==> flow/design.v <==
`timescale 1ns / 1ps
module startup_controller(
	input clk,
	input rst,
	input start,
	input stop,
	output reg mcu_pwr,
	output reg is_sending,
	output reg ready
);
reg is_pulling_low, is_waiting_for_clock, is_waiting_for_bkgd_stable;
reg [15:0] timer;
always @(posedge clk) begin
	if (rst || stop) begin  
		is_pulling_low <= 0;
		is_waiting_for_clock <= 0;
		is_waiting_for_bkgd_stable <= 0;
		is_sending <= 0;
		mcu_pwr <= 0;
		ready <= 1;
	end else if (start) begin
		is_pulling_low <= 1;
		is_sending <= 1;
		timer <= 250;  
		ready <= 0;
	end else if (is_pulling_low) begin
		if (timer == 0) begin
			mcu_pwr <= 1;
			is_pulling_low <= 0;
			is_waiting_for_clock <= 1;
			timer <= 1200;  
		end else begin
			timer <= timer - 1;
		end
	end else if (is_waiting_for_clock) begin
		if (timer == 0) begin
			is_sending <= 0;  
			is_waiting_for_clock <= 0;
			is_waiting_for_bkgd_stable <= 1;
			timer <= 500;  
		end else begin
			timer <= timer - 1;
		end
	end else if (is_waiting_for_bkgd_stable) begin
		if (timer == 0) begin
			is_waiting_for_bkgd_stable <= 0;
			ready <= 1;
		end else begin
			timer <= timer - 1;
		end
	end
end
endmodule
`timescale 1ns / 1ps
module sync_controller(
	input clk,
	input rst,
	input bkgd_in,
	output is_sending,
	input start_sync,
	output [31:0] sync_length,
	output sync_length_is_ready,
	output reg ready,
	output [4:0] debug
);
parameter HIGHTIME = 32'd6500;  
reg [2:0] state;
reg [31:0] sync_count;
assign debug = {2'd0, state};
assign is_sending = state == 1;
assign sync_length = sync_count;
assign sync_length_is_ready = (state != 1) && (state != 4);
always @(posedge clk) begin
	sync_count <= sync_count;
	if (rst) begin
		state <= 0;
		sync_count <= HIGHTIME;  
		ready <= 0;
	end else if (start_sync) begin
		state <= 1;
		sync_count <= HIGHTIME;
		ready <= 0;
	end else if (state == 1) begin
		if (sync_count == 0) begin
			state <= 2;
			sync_count <= 8'h0f;
		end else begin
			sync_count <= sync_count - 1;
		end
	end else if (state == 2) begin
		if (sync_count == 0) begin
			state <= 3;
		end else begin
			sync_count <= sync_count - 1;
		end
	end else if (state == 3) begin
		if (bkgd_in == 0) begin
			state <= 4;
		end
	end else if (state == 4) begin
		if (bkgd_in == 1) begin
			state <= 0;
			ready <= 1;
		end else begin
			sync_count <= sync_count + 1;
		end
	end
end
endmodule
`timescale 1ns / 1ps
module bdc_clk_pulse_generator(
	input clk,
	input rst,
	output bdc_clk_pulse,
	input [31:0] sync_length,
	input set_sync_length
);
reg [15:0] counter;
reg [31:0] target_time;  
reg [31:0] residual;
assign bdc_clk_pulse = counter == 0;
always @(posedge clk) begin
	if (rst) begin
		counter <= 0;
		target_time <= 0;
		residual <= 0;
	end else if (set_sync_length) begin
		target_time <= sync_length;
		residual <= sync_length;
	end else if (counter > residual[31:7]) begin
		counter <= 0;
		residual <= residual[6:0] + target_time;
	end else begin
		counter <= counter + 1;
	end
end
endmodule
`timescale 1ns / 1ps
module bdc_interface(
	input clk,
	input rst,
	output reg is_sending,
	input bkgd_in,
	input tgt_clk_pulse,
	input [7:0] data_in,
	input send_data,
	output reg [7:0] data_out,
	input read_data,
	output ready
);
reg [3:0] state;
reg [7:0] tgt_clk_timer;
reg [7:0] data;
reg [3:0] bitsleft;
assign ready = state == 0 && !read_data && !send_data;
always @(posedge clk) begin
	if (rst) begin
		state <= 0;
		tgt_clk_timer <= 0;
		is_sending <= 0;
	end else if (tgt_clk_timer > 0) begin
		if (tgt_clk_pulse) begin
			tgt_clk_timer <= tgt_clk_timer - 1;
		end
	end else begin
		case (state)
		0: begin
			if (send_data) begin
				state <= 1;
				data <= data_in;
				bitsleft <= 8;
			end else if (read_data) begin
				state <= 3;
				bitsleft <= 8;
			end
		end
		1: begin
			if (bitsleft > 0) begin
				state <= 2;
				is_sending <= 1;
				if (data[7]) begin
					tgt_clk_timer <= 4;
				end else begin
					tgt_clk_timer <= 14;
				end
			end else begin
				state <= 0;
			end
		end
		2: begin
			is_sending <= 0;
			if (data[7]) begin
				tgt_clk_timer <= 14;
			end else begin
				tgt_clk_timer <= 4;
			end
			state <= 1;
			bitsleft <= bitsleft - 1;
			data <= {data[6:0], 1'd0};
		end
		3: begin
			if (bitsleft > 0) begin
				is_sending <= 1;
				tgt_clk_timer <= 3;
				state <= 4;
			end else begin
				data_out <= data;
				state <= 0;
			end
		end
		4: begin
			is_sending <= 0;
			tgt_clk_timer <= 7;
			state <= 5;
		end
		5: begin
			data <= {data[6:0], bkgd_in};
			bitsleft <= bitsleft - 1;
			tgt_clk_timer <= 6;
			state <= 3;
		end
		endcase
	end
end
endmodule
`timescale 1ns / 1ps
module bdm(
	input clk,
	input rst,
	input bkgd_in,
	output bkgd_out,
	output bkgd_is_high_z,
	output mcu_pwr,
	output mcu_vpp,
	input do_read,
	input do_write,
	input do_start_mcu,
	input do_stop_mcu,
	input do_delay,
	input do_echo_test,
	input do_enable_vpp,
	input do_disable_vpp,
	input do_echo_sync_value,
	input do_resync,
	input [7:0] data_in,
	output [7:0] data_out,
	output ready,
	output reg valid,
	output [3:0] debug
);
reg [7:0] echo_data;
wire [31:0] sync_count;
wire sync_is_sending;
wire [4:0] sync_debug;
reg sync_start;
wire sync_ready;
wire startup_start;
reg startup_stop;
wire startup_is_sending, startup_ready;
wire bdc_is_sending, bdc_ready;
wire [7:0] bdc_data_out;
wire bdc_read_data, bdc_send_data;
wire hold_commands_in_reset;
assign hold_commands_in_reset = 1'd0;  
wire bdc_clk_pulse;
reg [3:0] state;
reg [7:0] delay_counter;
startup_controller startup_controller(
	.clk(clk),
	.rst(rst || hold_commands_in_reset),
	.start(startup_start),
	.stop(startup_stop),
	.mcu_pwr(mcu_pwr),
	.is_sending(startup_is_sending),
	.ready(startup_ready)
);
sync_controller sync_controller(
	.clk(clk),
	.rst(rst || hold_commands_in_reset || do_stop_mcu || do_resync),
	.bkgd_in(bkgd_in),
	.is_sending(sync_is_sending),
	.start_sync(sync_start),
	.sync_length(sync_count),
	.sync_length_is_ready(),
	.ready(sync_ready),
	.debug(sync_debug)
);
reg set_bdc_pulse_gen;
bdc_clk_pulse_generator bdc_clk_pulse_generator(
	.clk(clk),
	.rst(rst || hold_commands_in_reset),
	.bdc_clk_pulse(bdc_clk_pulse),
	.sync_length(sync_count),
	.set_sync_length(set_bdc_pulse_gen)
);
bdc_interface bdc_interface(
	.clk(clk),
	.rst(rst || hold_commands_in_reset),
	.is_sending(bdc_is_sending),
	.bkgd_in(bkgd_in),
	.tgt_clk_pulse(bdc_clk_pulse),
	.data_in(data_in),
	.send_data(bdc_send_data),
	.data_out(bdc_data_out),
	.read_data(bdc_read_data),
	.ready(bdc_ready)
);
assign debug = sync_debug; 
assign bkgd_out = 1'd0;
assign bkgd_is_high_z =
	(state == 1 && startup_is_sending) ? 1'd0 :
	(state == 2 && sync_is_sending) ? 1'd0 :
	(state == 3 && bdc_is_sending) ? 1'd0 :
	(state == 4 && bdc_is_sending) ? 1'd0 :
	1'd1;
assign startup_start = state == 0 && do_start_mcu;
assign bdc_read_data = state == 0 && do_read;
assign bdc_send_data = state == 0 && do_write;
assign data_out =
	state == 5 ? echo_data :
	state == 7 ? sync_count[15:8] :
	state == 8 ? sync_count[7:0] :
	bdc_data_out;
assign ready = state == 0 && !do_start_mcu && !do_stop_mcu && !do_read && !do_write && !do_delay && !do_echo_test && !do_echo_sync_value && !do_resync;
reg vpp_enabled;
assign mcu_vpp = vpp_enabled;
always @(posedge clk) begin
	startup_stop <= 0;
	sync_start <= 0;
	set_bdc_pulse_gen <= 0;
	valid <= 0;
	if (rst) begin
		state <= 0;
		vpp_enabled <= 0;
	end else if (state == 0) begin
		if (do_start_mcu) begin
			state <= 1;
		end else if (do_stop_mcu) begin
			startup_stop <= 1;
		end else if (do_read) begin
			state <= 3;
		end else if (do_write) begin
			state <= 4;
		end else if (do_delay) begin
			state <= 6;
			delay_counter <= {data_in, 4'd0};
		end else if (do_echo_test) begin
			state <= 5;
			echo_data <= data_in;
			valid <= 1;
		end else if (do_enable_vpp) begin
			vpp_enabled <= 1;
		end else if (do_disable_vpp) begin
			vpp_enabled <= 0;
		end else if (do_echo_sync_value) begin
			state <= 7;
			valid <= 1;
		end else if (do_resync) begin
			state <= 2;
			sync_start <= 1;
		end
	end else if (state == 1) begin
		if (startup_ready) begin
			state <= 2;
			sync_start <= 1;
		end
	end else if (state == 2) begin
		if (sync_ready) begin
			set_bdc_pulse_gen <= 1;
			state <= 0;
		end
	end else if (state == 3) begin
		if (bdc_ready) begin
			state <= 0;
			valid <= 1;
		end
	end else if (state == 4) begin
		if (bdc_ready) begin
			state <= 0;
		end
	end else if (state == 6) begin
		if (delay_counter == 0) begin
			state <= 0;
		end else begin
			delay_counter <= delay_counter - 1;
		end
	end else if (state == 5) begin
		state <= 0;
	end else if (state == 7) begin
		state <= 8;
		valid <= 1;
	end else if (state == 8) begin
		state <= 0;
	end
end
endmodule
# --- From RTL to reports: bdm ---
# The steps from the RTL of bdm to its reports follow in flow order.
# Line numbers count from 1 in the design file above.
# Operators carry their Yosys type and port widths (W data, S select, Z words).
# Library cell names are shortened.
setup:
  top: "bdm"
  clock_port: "clk"
  library: "sky130hd"
  pvt_corner: "tt_025C_1v80"

# --- After elaboration ---
# Counts by Yosys on the flattened word-level netlist (proc, flatten, opt, wreduce; memories kept). Register bits leave out memories and registers merged into their read ports (data or address). Print and check cells are left out. Cells with the same type and inputs are merged into one.
word_totals:
  register_bits: 196
  wordCells: 327
  inputBits: 21
  out_inout_bits: 18
classes:
  cmp: 3
  add_sub_neg: 8
  reduce_logical: 80
  n_mux: 137
  logic: 17
  eq_ne: 54
op_table:
  columns: ["op", "count"]
  rows:
  - ["$mux W32", 9]
  - ["$mux W8", 20]
  - ["$mux W4", 29]
  - ["$mux W16", 7]
  - ["$mux W1", 57]
  - ["$pmux W8 S5", 1]
  - ["$ne A2 B2 Y1 const B", 17]
  - ["$logic_not A16 Y1", 2]
  - ["$add A32 B1 Y32 const B", 1]
  - ["$sub A32 B1 Y32 const B", 1]
  - ["$logic_not A32 Y1", 1]
  - ["$add A7 B32 Y32", 1]
  - ["$mux W3", 9]
  - ["$gt A16 B25 Y1", 1]
  - ["$eq A4 B3 Y1 const B", 6]
  - ["$reduce_and A4 Y1", 6]
  - ["$reduce_and A8 Y1", 3]
  - ["$pmux W8 S3", 1]
  - ["$pmux W4 S6", 1]
  - ["$reduce_and A3 Y1", 6]
  - ["$logic_and A1 B1 Y1", 17]
  - ["$not A1 Y1", 17]
  - ["$add A16 B1 Y16 const B", 1]
  - ["$sub A16 B1 Y16 const B", 1]
  - ["$eq A4 B2 Y1 const B", 4]
  - ["$sub A8 B1 Y8 const B", 2]
  - ["$reduce_and A5 Y1", 3]
  - ["$reduce_bool A2 Y1", 7]
# Other operator kinds: 35; their cells: 68.

# --- Depth ---
# Depth = most cells in a row (Yosys ltp): at word level without a register or memory, in the mapped netlist without a sequential cell, where the memories' decode and read muxes count.
logic_depth:
  word_depth: 11
  ABC_AREA: 1
  ltp_mapped: 15
  ltp_nobuf: 15

# --- Netlist ---
# The flow's flattened synthesis, as Yosys stat reports it; memories are mapped. The netlist is that of the ABC_AREA named above (0 if unset); the other value can give another one.
# The area totals of this step are shown rounded.
types:
  columns: ["cell_type", "count", "type_area_um2"]
  rows:
  - ["dfxtp_1", 151, 3.02E+03]
  - ["nand2_1", 587, 2.2E+03]
  - ["edfxtp_1", 52, 1.56E+03]
  - ["nor2_1", 238, 893.357]
  - ["inv_1", 211, 792.01]
  - ["a21oi_1", 123, 615.59]
  - ["nand3_1", 119, 595.571]
  - ["o21ai_0", 109, 545.523]
  - ["ha_1", 34, 425.408]
  - ["xor2_1", 42, 367.853]
  - ["nand4_1", 42, 262.752]
  - ["nor3_1", 35, 175.168]
  - ["xnor2_1", 15, 131.376]
  - ["buf_2", 26, 130.125]
  - ["nand3b_1", 15, 112.608]
  - ["or2_2", 18, 112.608]
  - ["clkbuf_1", 27, 101.347]
  - ["o211ai_1", 11, 82.579]
# Other cell types: 37; their cells: 121.
synth_totals:
  buf_cells: 70
  seq_area_um2: 4580
  flip_flops: 203
  cells: 1976
  mapped_area_um2: 13100

# --- Path before layout ---
# OpenSTA on the mapped netlist: ideal clock, no wires. The path of least setup slack (recovery checks aside). Input and output delay are each 20% of the period. Register names are those of the netlist, which keeps one name where synthesis merged equal registers.
synth_path:
  path_kind: "in2out"
  from: "in do_read"
  to: "out ready"
  path_buffers: 0
  t_first_pin_ns: 1.000
  t_required_ns: 4.000
  out_delay_ns: 1.000
  t_arrival_ns: 1.858
  path_stages: 7
  delay_ns: 0.858
  setup_slack_ns: 2.142
  clock_period_ns: 5.0
  input_delay_ns: 1.000
  period_less_setup_slack_ns: 2.858
# "delay_ns" is the arrival time less input delay plus setup time.
# A path that ends at an output port has no setup time.
# "path_stages" counts driving pins, that of a launching flip-flop among them; a cell with two outputs on the path counts twice.
# "period_less_setup_slack_ns" is the clock period less the worst setup slack; recovery checks do not enter. This is arithmetic on one report: input and output delays are still those of the set period (20% each).
# The rows between start and end are the longest chain of elaborated cells between them; the timing report does not say that the signal goes this way. Where chains are equally long, one stands for them.
# A line is the first line of the expression or statement that the cell stems from. Yosys adds cells for indexed reads and writes and turns some case tables into memories.
synth_between:
  path_cell_list: "nor2_1 inv_1 nor2_1 nand2_1 nor2_1 inv_1 nor3_1"
  elab_chain_len: 7
  cells_between: 7
  cone_lines: 1
  classes_between: "7 x reduce/logical"
synth_lines:
  columns: ["item", "line", "rtl"]
  rows:
  - ["start: declaration", 235, "input do_read,"]
  - ["$logic_not A1 Y1", 324, "assign ready = state == 0 && !do_start_mcu && !do_stop_mcu && !do_read && !do_write && !do_delay && !do_echo_t ..."]
  - ["$logic_and A1 B1 Y1 x6", 324, null]
  - ["end: declaration", 247, "output ready,"]

# --- Worst path after layout ---
# Path of least setup slack in the final report of run A (OpenROAD, finished layout, wires in). Where an end is a register, its clock arrival counts in the times.
layout_path:
  path_kind: "in2out"
  from: "in do_stop_mcu"
  to: "out ready"
  t_arrival_ns: 2.69
  t_required_ns: 3.26
  path_stages: 9
  clock_period_ns: 4.08
  path_buffers: 2
  t_first_pin_ns: 0.82
  setup_slack_ns: 0.57
  input_delay_ns: 0.82
  out_delay_ns: 0.82
# The rows between start and end are the longest chain of elaborated cells between them; the timing report does not say that the signal goes this way. Where chains are equally long, one stands for them.
layout_between:
  path_cell_list: "clkdlybuf4s50_1 nor2_2 inv_1 nor2_1 nand2_1 nor2_2 inv_1 nor3_1 clkdlybuf4s50_1"
  elab_chain_len: 8
  cells_between: 8
  cone_lines: 1
  classes_between: "8 x reduce/logical"
layout_lines:
  columns: ["item", "line", "rtl"]
  rows:
  - ["start: declaration", 238, "input do_stop_mcu,"]
  - ["$logic_not A1 Y1", 324, "assign ready = state == 0 && !do_start_mcu && !do_stop_mcu && !do_read && !do_write && !do_delay && !do_echo_t ..."]
  - ["$logic_and A1 B1 Y1 x7", 324, null]
  - ["end: declaration", 247, "output ready,"]

# Settings and measured results of 4 stored flow runs for module bdm (sky130hd), not sorted in any way. The constraints put input and output delay at 20% of the set period each and load the outputs with 0.01 pF.
# "period_less_ws_ns" is the run's clock period less its worst setup slack. It is reckoned from that one timing run; input and output delays stay at 20% of the period that was set.
# "worst_path_time_ns" means the part of the period allowed to the worst setup path (the constraints hold back 20% at inputs and 20% at outputs) less its slack; where the path has registers, the arrival times of their clocks count too.
# "power.total_mw" is the tool's figure for a default switching activity; nothing was simulated.
# Results are given in rounded form.
runs:
  - name: "run A"
    settings:
      ABC_AREA: 1
      CORE_ASPECT_RATIO: 1.65
      CORE_UTILIZATION: 59
      CTS_CLUSTER_SIZE: 40
      GPL_ROUTABILITY_DRIVEN: 0
      MAX_ROUTING_LAYER: "met5"
      MIN_ROUTING_LAYER: "met2"
      PLACE_DENSITY_LB_ADDON: 0.09
      SETUP_SLACK_MARGIN: 0.54
      TNS_END_PERCENT: 40
      period_ns: 4.08
      CAP_MARGIN: 20
      CORE_MARGIN: 2
      SLEW_MARGIN: 20
    results:
      post_synth_area_um2: 13100
      die_footprint_um2: 23400
      final_stdcell_area_um2: 14200
      finalUtil_pct: 64.7
      fin_ws_ns: 0.571
      timing.setup.tns_ns: 0.000
      fin_hold_ws_ns: 0.448
      power.total_mw: 5.25
      period_less_ws_ns: 3.509
      worst_path_time_ns: 1.88
      worstPathKind: "in2out"
  - name: "run B"
    settings:
      HOLD_SLACK_MARGIN: 0.08
      SLEW_MARGIN: 10
      period_ns: 5.0
      CAP_MARGIN: 20
      CORE_MARGIN: 2
      CORE_UTILIZATION: 40
    results:
      post_synth_area_um2: 11800
      die_footprint_um2: 30900
      final_stdcell_area_um2: 13200
      finalUtil_pct: 45.7
      fin_ws_ns: 0.920
      timing.setup.tns_ns: 0.000
      fin_hold_ws_ns: 0.445
      power.total_mw: 4.45
      period_less_ws_ns: 4.080
      worst_path_time_ns: 2.08
      worstPathKind: "in2out"
  - name: "run C"
    settings:
      ABC_AREA: 0
      CAP_MARGIN: 0
      CELL_PAD_IN_SITES_GLOBAL_PLACEMENT: 3
      CORE_MARGIN: 6
      CORE_UTILIZATION: 30
      CTS_CLUSTER_DIAMETER: 370
      MAX_ROUTING_LAYER: "met4"
      PLACE_DENSITY_LB_ADDON: 0.15
      SETUP_SLACK_MARGIN: 0.58
      period_ns: 5.0
      SLEW_MARGIN: 20
    results:
      post_synth_area_um2: 11800
      die_footprint_um2: 44300
      final_stdcell_area_um2: 13500
      finalUtil_pct: 34.9
      fin_ws_ns: 0.894
      timing.setup.tns_ns: 0.000
      fin_hold_ws_ns: 0.443
      power.total_mw: 4.71
      period_less_ws_ns: 4.106
      worst_path_time_ns: 2.11
      worstPathKind: "in2out"
  - name: "run D"
    settings:
      CAP_MARGIN: 20
      CELL_PAD_IN_SITES_DETAIL_PLACEMENT: 2
      CELL_PAD_IN_SITES_GLOBAL_PLACEMENT: 2
      CORE_UTILIZATION: 34
      CTS_CLUSTER_DIAMETER: 212
      CTS_CLUSTER_SIZE: 91
      GPL_ROUTABILITY_DRIVEN: 0
      PLACE_DENSITY_LB_ADDON: 0.24
      SETUP_SLACK_MARGIN: 1.45
      SLEW_MARGIN: 10
      period_ns: 6.91
      CORE_MARGIN: 2
    results:
      post_synth_area_um2: 11800
      die_footprint_um2: 36200
      final_stdcell_area_um2: 12700
      finalUtil_pct: 36.9
      fin_ws_ns: 2.03
      timing.setup.tns_ns: 0.000
      fin_hold_ws_ns: 0.445
      power.total_mw: 2.55
      period_less_ws_ns: 4.881
      worst_path_time_ns: 2.12
      worstPathKind: "in2out"
